==> flow/design.v <==
module baud_gen #(
    parameter DIV_WIDTH = 20
)(
    input  wire                 clk,
    input  wire                 rst_n,
    input  wire [DIV_WIDTH-1:0] divisor,
    output reg                  tick_16x
);
    reg [DIV_WIDTH-1:0] counter;
    always @(posedge clk or negedge rst_n) begin
        if (!rst_n) begin
            counter  <= 0;
            tick_16x <= 0;
        end else begin
            if (divisor <= 1) begin
                tick_16x <= 1'b0;
                counter  <= 0;
            end
            else if (counter == divisor - 1) begin
                tick_16x <= 1'b1;
                counter  <= 0;
            end 
            else begin
                tick_16x <= 1'b0;
                counter  <= counter + 1;
            end
        end
    end
endmodule
module sync_fifo #(
    parameter DATA_WIDTH = 8,
    parameter DEPTH      = 16
)(
    input  wire                  clk,
    input  wire                  rst_n,
    input  wire                  wr_en,
    input  wire [DATA_WIDTH-1:0] din,
    input  wire                  rd_en,
    output wire [DATA_WIDTH-1:0] dout,  
    output wire                  full,
    output wire                  empty
);
    localparam PTR_WIDTH = $clog2(DEPTH);
    reg [DATA_WIDTH-1:0] mem [0:DEPTH-1];
    reg [PTR_WIDTH:0]    count;
    reg [PTR_WIDTH-1:0]  wr_ptr, rd_ptr;
    assign dout  = mem[rd_ptr];
    assign full  = (count == DEPTH);
    assign empty = (count == 0);
    always @(posedge clk or negedge rst_n) begin
        if (!rst_n) begin
            count  <= 0;
            wr_ptr <= 0;
            rd_ptr <= 0;
        end else begin
            case ({wr_en && !full, rd_en && !empty})
                2'b10: begin  
                    mem[wr_ptr] <= din;
                    wr_ptr      <= (wr_ptr == DEPTH-1) ? 0 : wr_ptr + 1;
                    count       <= count + 1;
                end
                2'b01: begin  
                    rd_ptr      <= (rd_ptr == DEPTH-1) ? 0 : rd_ptr + 1;
                    count       <= count - 1;
                end
                2'b11: begin  
                    mem[wr_ptr] <= din;
                    wr_ptr      <= (wr_ptr == DEPTH-1) ? 0 : wr_ptr + 1;
                    rd_ptr      <= (rd_ptr == DEPTH-1) ? 0 : rd_ptr + 1;
                end
                default: ; 
            endcase
        end
    end
endmodule
module uart_tx (
    input  wire       clk,
    input  wire       rst_n,
    input  wire       tx_start,     
    input  wire [7:0] din,          
    input  wire       s_tick,
    output reg        tx_busy,     
    output reg        tx
);
    localparam [1:0] IDLE=0, START=1, DATA=2, STOP=3;
    reg [1:0] state, next_state;
    reg [3:0] s_count;
    reg [2:0] n_count;
    reg [7:0] tx_reg;
    always @(posedge clk or negedge rst_n) begin
        if (!rst_n) begin
            state   <= IDLE;
            s_count <= 0;
            n_count <= 0;
            tx_reg  <= 0;
            tx      <= 1'b1;
        end else begin
            state <= next_state;
            case (state)
                IDLE: begin
                    tx <= 1'b1;
                    if (tx_start) begin
                        tx_reg  <= din;
                        s_count <= 0;
                    end
                end
                START: begin
                    tx <= 1'b0;
                    n_count <= 0; 
                    if (s_tick) s_count <= (s_count == 15) ? 0 : s_count + 1;
                end
                DATA: begin
                    tx <= tx_reg[0];  
                    if (s_tick) begin
                        if (s_count == 15) begin
                            s_count <= 0;
                            tx_reg  <= tx_reg >> 1;
                            if (n_count < 7) n_count <= n_count + 1;
                        end else s_count <= s_count + 1;
                    end
                end
                STOP: begin
                    tx <= 1'b1;
                    if (s_tick) begin
                        if (s_count == 15) s_count <= 0;
                        else s_count <= s_count + 1;
                    end
                end
            endcase
        end
    end
    always @(*) begin
        next_state = state;
        tx_busy    = 1'b1; 
        case (state)
            IDLE: begin
                tx_busy = 1'b0; 
                if (tx_start) next_state = START;
            end
            START: if (s_tick && s_count == 15) next_state = DATA;
            DATA:  if (s_tick && s_count == 15 && n_count == 7) next_state = STOP;
            STOP:  if (s_tick && s_count == 15) next_state = IDLE;
        endcase
    end
endmodule
module uart_rx (
    input  wire       clk,
    input  wire       rst_n,
    input  wire       rx,          
    input  wire       s_tick,
    output reg  [7:0] dout,
    output reg        rx_done_tick
);
    localparam [1:0] IDLE=0, START=1, DATA=2, STOP=3;
    reg [1:0] state, next_state;
    reg [3:0] s_count;
    reg [2:0] n_count;
    reg [7:0] rx_reg;
    always @(posedge clk or negedge rst_n) begin
        if (!rst_n) begin
            state   <= IDLE;
            s_count <= 0;
            n_count <= 0;
            rx_reg  <= 0;
            dout    <= 0;
            rx_done_tick <= 0;
        end else begin
            state <= next_state;
            rx_done_tick <= 1'b0;
            case (state)
                IDLE: if (~rx) s_count <= 0;
                START: begin
                    n_count <= 0;  
                    if (s_tick) s_count <= (s_count == 7) ? 0 : s_count + 1;
                end
                DATA: if (s_tick) begin
                    if (s_count == 15) begin
                        s_count <= 0;
                        rx_reg <= {rx, rx_reg[7:1]};
                        if (n_count < 7) n_count <= n_count + 1;
                    end else s_count <= s_count + 1;
                end
                STOP: if (s_tick) begin
                    if (s_count == 15) begin
                         rx_done_tick <= 1'b1;
                         dout <= rx_reg;
                         s_count <= 0;
                    end else s_count <= s_count + 1;
                end
            endcase
        end
    end
    always @(*) begin
        next_state = state;
        case (state)
            IDLE:  if (~rx) next_state = START;
            START: if (s_tick && s_count == 7) next_state = (~rx) ? DATA : IDLE;
            DATA:  if (s_tick && s_count == 15 && n_count == 7) next_state = STOP;
            STOP:  if (s_tick && s_count == 15) next_state = IDLE;
        endcase
    end
endmodule
    module apb_uart (
    input  wire        pclk,
    input  wire        presetn,
    input  wire [31:0] paddr,
    input  wire        psel,
    input  wire        penable,
    input  wire        pwrite,
    input  wire [31:0] pwdata,
    output reg  [31:0] prdata,
    output wire        pready,
    output wire        pslverr,
    output wire        tx_o,
    input  wire        rx_i
);
    initial begin
        if (16 < 2) $error("FIFO DEPTH must be >= 2");
    end
    wire rst_n = presetn; 
    assign pready  = 1'b1;   
    assign pslverr = 1'b0;
    reg rx_sync1, rx_sync2;
    always @(posedge pclk or negedge rst_n) begin
        if (!rst_n) begin
            rx_sync1 <= 1'b1;
            rx_sync2 <= 1'b1;
        end else begin
            rx_sync1 <= rx_i;
            rx_sync2 <= rx_sync1; 
        end
    end
    reg  [19:0] baud_divisor;
    wire        s_tick;
    wire [7:0]  tx_fifo_out, rx_fifo_out, rx_data_raw;
    wire        tx_full, tx_empty, rx_full, rx_empty;
    wire        rx_done_tick;
    wire        uart_tx_busy;
    reg         tx_fifo_rd_en;
    reg         uart_tx_start;
    reg  [7:0]  uart_tx_data_latched;
    wire wr_en = psel & penable & pwrite;
    wire rd_en = psel & penable & ~pwrite;
    wire [3:0] addr = paddr[3:0];
    localparam [1:0] S_TX_IDLE = 0, S_TX_POP = 1, S_TX_START = 2;
    reg [1:0] tx_fsm_state;
    always @(posedge pclk or negedge rst_n) begin
        if (!rst_n) begin
            tx_fsm_state   <= S_TX_IDLE;
            tx_fifo_rd_en  <= 0;
            uart_tx_start  <= 0;
            uart_tx_data_latched <= 0;
        end else begin
            tx_fifo_rd_en <= 0;
            uart_tx_start <= 0;
            case (tx_fsm_state)
                S_TX_IDLE: begin
                    if (!tx_empty && !uart_tx_busy && !uart_tx_start) begin  
                        tx_fifo_rd_en <= 1; 
                        uart_tx_data_latched <= tx_fifo_out;
                        tx_fsm_state <= S_TX_START;
                    end
                end
                S_TX_START: begin
                    uart_tx_start <= 1; 
                    tx_fsm_state  <= S_TX_IDLE;
                end
                default: tx_fsm_state <= S_TX_IDLE;
            endcase
        end
    end
    always @(posedge pclk or negedge rst_n) begin
        if (!rst_n) baud_divisor <= 20'd325;
        else if (wr_en && addr == 4'h08) baud_divisor <= pwdata[19:0];
    end
    always @(*) begin
        prdata = 32'b0;
        case (addr)
            4'h00: prdata = {24'b0, rx_fifo_out}; 
            4'h04: prdata = {30'b0, rx_empty, tx_full};
            4'h08: prdata = {12'b0, baud_divisor};
            default: prdata = 32'b0;
        endcase
    end
    baud_gen #(.DIV_WIDTH(20)) u_baud (
        .clk(pclk), .rst_n(rst_n),
        .divisor(baud_divisor), .tick_16x(s_tick)
    );
    sync_fifo #(.DATA_WIDTH(8), .DEPTH(16)) u_tx_fifo (
        .clk(pclk), .rst_n(rst_n),
        .wr_en(wr_en && (addr == 4'h00)),
        .din(pwdata[7:0]),
        .rd_en(tx_fifo_rd_en), 
        .dout(tx_fifo_out), 
        .full(tx_full), .empty(tx_empty)
    );
    uart_tx u_tx (
        .clk(pclk), .rst_n(rst_n),
        .tx_start(uart_tx_start),
        .din(uart_tx_data_latched),
        .s_tick(s_tick),
        .tx_busy(uart_tx_busy),
        .tx(tx_o)
    );
    sync_fifo #(.DATA_WIDTH(8), .DEPTH(16)) u_rx_fifo (
        .clk(pclk), .rst_n(rst_n),
        .wr_en(rx_done_tick),
        .din(rx_data_raw),
        .rd_en(rd_en && (addr == 4'h00)),
        .dout(rx_fifo_out),
        .full(rx_full), .empty(rx_empty)
    );
    uart_rx u_rx (
        .clk(pclk), .rst_n(rst_n),
        .rx(rx_sync2), 
        .s_tick(s_tick),
        .dout(rx_data_raw),
        .rx_done_tick(rx_done_tick)
    );
endmodule
From RTL to reports: apb_uart
Tool output for the design above, in the order of the flow.
Lines are those of the file above, counted from 1.
Library cell names are shortened.
Not given: -

set-up
  top = apb_uart
  clock input = pclk
  standard-cell library = sky130hd
  timing corner = tt_025C_1v80

Word level
Source: Yosys, flattened and elaborated. Widths are those after wreduce. Registers that Yosys merges into a memory's read port (data or address) are not register bits. Print and check cells do not count.

word-level totals
  flip-flop bits (word level) = 381
  cells after elaboration = 430

cells by class
  add/sub/neg operators = 14
  magnitude comparators = 3
  eq/ne operators = 134
  muxes and demuxes = 126
  bitwise operators = 4
  reductions and logical operators = 91

operators with widths
  kind                                                              count
  two-way mux 8 bit                                                 67
  parallel mux 8 bit (select 16 bit)                                2
  equality test 4 bit (second input constant)                       35
  AND reduction 3 bit                                               34
  inequality test 2 x 1 -> 1 bit (second input constant)            44
  equality test 4 x 3 -> 1 bit (second input constant)              18
  two-way mux 4 bit                                                 18
  parallel mux 20 bit (select 3 bit)                                1
  two-way mux 20 bit                                                2
  equality test 20 x 32 -> 1 bit                                    1
  equality test 4 x 2 -> 1 bit (second input constant)              8
  AND reduction 4 bit                                               7
  adder 4 x 1 -> 4 bit (second input constant)                      6
  parallel mux 4 bit (select 3 bit)                                 2
  two-way mux 2 bit                                                 11
  subtractor 20 x 1 -> 21 bit (second input constant)               1
  adder 20 x 1 -> 20 bit (second input constant)                    1
  less-or-equal comparator 20 x 1 -> 1 bit (second input constant)  1
  zero test 4 bit                                                   5
  parallel mux 5 bit (select 2 bit)                                 2
  equality test 2 bit (second input constant)                       9
  nonzero test 2 bit                                                9
  two-way mux 3 bit                                                 6
  equality test 4 x 1 -> 1 bit (second input constant)              4
  parallel mux 8 bit (select 2 bit)                                 1
  parallel mux 2 bit (select 4 bit)                                 2
  logical AND 1 bit                                                 14
  inequality test 2 bit (second input constant)                     7

Other operator kinds: 20; their cells: 54.

Logic depth
Depth = most cells in a row (Yosys ltp): at word level without a register or memory, in the mapped netlist without a sequential cell, where the memories' decode and read muxes count.

logic depth
  depth after elaboration = 8
  ABC_AREA = 0
  depth in mapped cells = 13
  mapped depth without buffers = 13

Mapped cells and area
The flow's flattened synthesis, as Yosys stat reports it; memories are mapped. The netlist is that of the ABC_AREA named above (0 if unset); the other value can give another one.

synthesis totals
  standard cells after synthesis = 1340
  mapped area = 17142.7 um^2
  mapped flip-flops = 384
  buffers = 86

cell types
  cell type  count  area in all (um^2)
  edfxtp_1   256    7.69E+03
  dfrtp_1    118    2.95E+03
  mux2_2     46     517.997
  ha_1       37     462.944
  nand2_1    123    461.693
  o21ai_0    66     330.317
  a21oi_1    63     315.302
  nor2_1     71     266.506
  a22oi_1    35     262.752
  dfstp_2    10     262.752
  xnor2_1    30     262.752
  nand3_1    43     215.206
  clkbuf_1   51     191.434
  xor2_1     21     183.926
  a222oi_1   18     180.173
  nor3_1     29     145.139
  inv_1      38     142.637
  a221oi_1   16     140.134

Other cell types: 59; their cells: 269.
By module: a second synthesis without flattening, with its own total; a netlist apart from the flattened one above.

second synthesis, totals
  cells (unflattened synthesis) = 1325
  area (unflattened synthesis) = 17485.5 um^2

Each row is one instance without its submodules.

modules
  module                    instances  cells  area (um^2)
  sync_fifo                 2          402    5888.1
  baud_gen #(DIV_WIDTH=20)  1          193    1694.1
  apb_uart                  1          116    1661.6
  uart_rx                   1          99     1239.9
  uart_tx                   1          113    1113.6

Worst setup path after synthesis
Path of least setup slack by OpenSTA after synthesis, without wires, with an ideal clock, recovery checks aside; 20% of the period is set as input and as output delay. Where synthesis merged equal registers, the netlist keeps one of their names.

path after synthesis
  path type = input to register
  start = input port paddr[1]
  end = register u_rx_fifo.mem[2][0]
  clock period = 6000 ps
  library setup time = 383 ps
  launch time at the first pin = 1200 ps
  data arrival time = 3649 ps
  required time = 5617 ps
  path slack = 1967 ps
  path delay = 2832 ps
  stages = 8
  buffers on the path = 1
  period reached after synthesis = 4033 ps

"path delay" = arrival - input delay + setup time.
"stages": output pins that drive a net of the path, with the launching flip-flop's if there is one; two outputs of one cell count as two.
"period reached after synthesis" is the clock period less the worst setup slack; recovery checks do not enter. This is arithmetic on one report: input and output delays are still those of the set period (20% each).
Between the ends stands the longest chain of elaborated cells between them, by number of cells; it is not shown to be the way that was timed. Of several equally long chains one is given.
Each line given opens the expression or statement behind the cell; cells for indexed reads and writes are added by Yosys, which also makes memories of some case tables.
The path ends at the enable pin of a flip-flop; only ways to that pin are counted.

between the ends, after synthesis
  cell sequence = nor2_1 -> nand2_1 -> nor4_1 -> ha_1 -> or2_2 -> buf_1 -> nand3_1 -> nor3_1
  cells in the longest elaborated chain = 7
  elaborated cells between the ends (all ways) = 9
  classes of those cells = eq/ne: 3; reduce/logical: 6

ends and longest elaborated chain, after synthesis
  item                            line  source
  from (decl)                     206   input  wire [31:0] paddr,
  zero test 4 bit                 309   .rd_en(rd_en && (addr == 4'h00)),
  logical AND 1 bit               309
  logical AND 1 bit               56    case ({wr_en && !full, rd_en && !empty})
  equality test 2 bit             56
  OR reduction 2 bit              -
  inequality test 2 x 1 -> 1 bit  -
  AND reduction 3 bit             -
  to (assign)                     58    mem[wr_ptr] <= din;
  to (assign)                     67    mem[wr_ptr] <= din;
  to (decl)                       44    reg [DATA_WIDTH-1:0] mem [0:DEPTH-1];

Path in the finished layout
Path of least setup slack in the final report of run 2 (OpenROAD, finished layout, wires in). Where an end is a register, its clock arrival counts in the times.
The report prints the path's times to 10 ps; the period is as set.

path after layout
  path type = register to output
  start = register u_rx_fifo.rd_ptr[1]
  end = output port prdata[5]
  clock period = 6000 ps
  external output delay = 1200 ps
  launch time at the first pin = 560 ps
  data arrival time = 3790 ps
  required time = 4800 ps
  path slack = 1010 ps
  stages = 10
  buffers on the path = 2

Between the ends stands the longest chain of elaborated cells between them, by number of cells; it is not shown to be the way that was timed. Of several equally long chains one is given.
At most two assigning lines are given for a register; there are more.

between the ends, after layout
  cell sequence = dfrtp_1 -> inv_1 -> ha_1 -> buf_4 -> nor2b_1 -> a222oi_1 -> a21oi_1 -> a2111oi_1 -> o21ai_0 -> clkdlybuf4s50_1
  cells in the longest elaborated chain = 3
  elaborated cells between the ends (all ways) = 18
  classes of those cells = eq/ne: 15; mux: 2; reduce/logical: 1

ends and longest elaborated chain, after layout
  item                                line  source
  from (decl)                         46    reg [PTR_WIDTH-1:0]  wr_ptr, rd_ptr;
  from (assign)                       63    rd_ptr      <= (rd_ptr == DEPTH-1) ? 0 : rd_ptr + 1;
  from (assign)                       69    rd_ptr      <= (rd_ptr == DEPTH-1) ? 0 : rd_ptr + 1;
  equality test 4 bit                 47    assign dout  = mem[rd_ptr];
  parallel mux 8 bit (select 16 bit)  47
  parallel mux 20 bit (select 3 bit)  278   case (addr)
  to (decl)                           211   output reg  [31:0] prdata,

## Implementation results

Flow measurements of apb_uart on sky130hd: 7 stored runs with different settings, listed in no order. Input and output delays are each 20% of the period that was set; the output load is 0.01 pF.
"time used up by the worst setup path" = time allowed to the worst setup path (clock period - input delay - output delay, where it has them) - its slack; a late launch clock adds to it, a late capture clock takes from it.
"total power of the final layout" is the tool's figure for a default switching activity; nothing was simulated.
"time used up by the worst setup path" is known to 10 ps.
A setting shown as . is not set for that run.
Among the results, . means that no value is shown for the run.

name                                       run 1  run 2               run 3               run 4               run 5               run 6            run 7
ABC_AREA                                   1      .                   .                   1                   1                   .                .
CELL_PAD_IN_SITES_GLOBAL_PLACEMENT         3      1                   .                   2                   3                   .                .
CORE_ASPECT_RATIO                          1.57   .                   .                   0.86                .                   .                .
CORE_MARGIN                                9      2                   2                   7                   2                   2                2
CORE_UTILIZATION                           49     40                  40                  20                  17                  59               40
GPL_ROUTABILITY_DRIVEN                     1      .                   .                   1                   .                   .                .
GPL_TIMING_DRIVEN                          1      .                   .                   .                   0                   1                .
HOLD_SLACK_MARGIN                          0.1    .                   .                   .                   .                   .                .
MIN_ROUTING_LAYER                          met2   .                   .                   .                   .                   .                .
PLACE_DENSITY_LB_ADDON                     0.05   .                   .                   .                   0.14                0.03             .
SETUP_SLACK_MARGIN                         1.54   0.77                .                   .                   .                   2.36             .
SLEW_MARGIN                                10     20                  20                  20                  20                  35               20
TNS_END_PERCENT                            60     .                   .                   .                   60                  .                .
period_ns                                  7.75   6.0                 6.0                 5.25                7.75                8.07             4.88
CAP_MARGIN                                 20     20                  20                  20                  20                  20               20
CTS_CLUSTER_DIAMETER                       .      .                   .                   254                 .                   .                .
PLACE_DENSITY                              .      .                   .                   0.7                 .                   .                .
MAX_ROUTING_LAYER                          .      .                   .                   .                   .                   met4             .
worst slack on setup checks (ps)           .      1013                1174                276                 2204                2548             488
overall die area (um^2)                    .      44529.4             44529.4             94694.7             104035.0            30434.5          44529.4
synthesis area (um^2)                      .      17142.7             17142.7             17250.3             17250.3             17142.7          17142.7
standard-cell area after layout (um^2)     .      19517.5             19595.0             20702.4             21317.9             19324.8          19597.5
sum of negative setup slack (ps)           .      0                   0                   0                   0                   0                0
total power of the final layout (µW)       .      6904                6993                7704                5538                5125             8416
time used up by the worst setup path (ps)  .      3790                3630                3920                4000                2290             3420
critical path type                         .      register to output  register to output  register to output  register to output  input to output  register to output
post-layout utilization (%)                .      46.3                46.5                24.3                21.3                67.5             46.5

Run 1: stopped before the end: placement reported FLW-0024
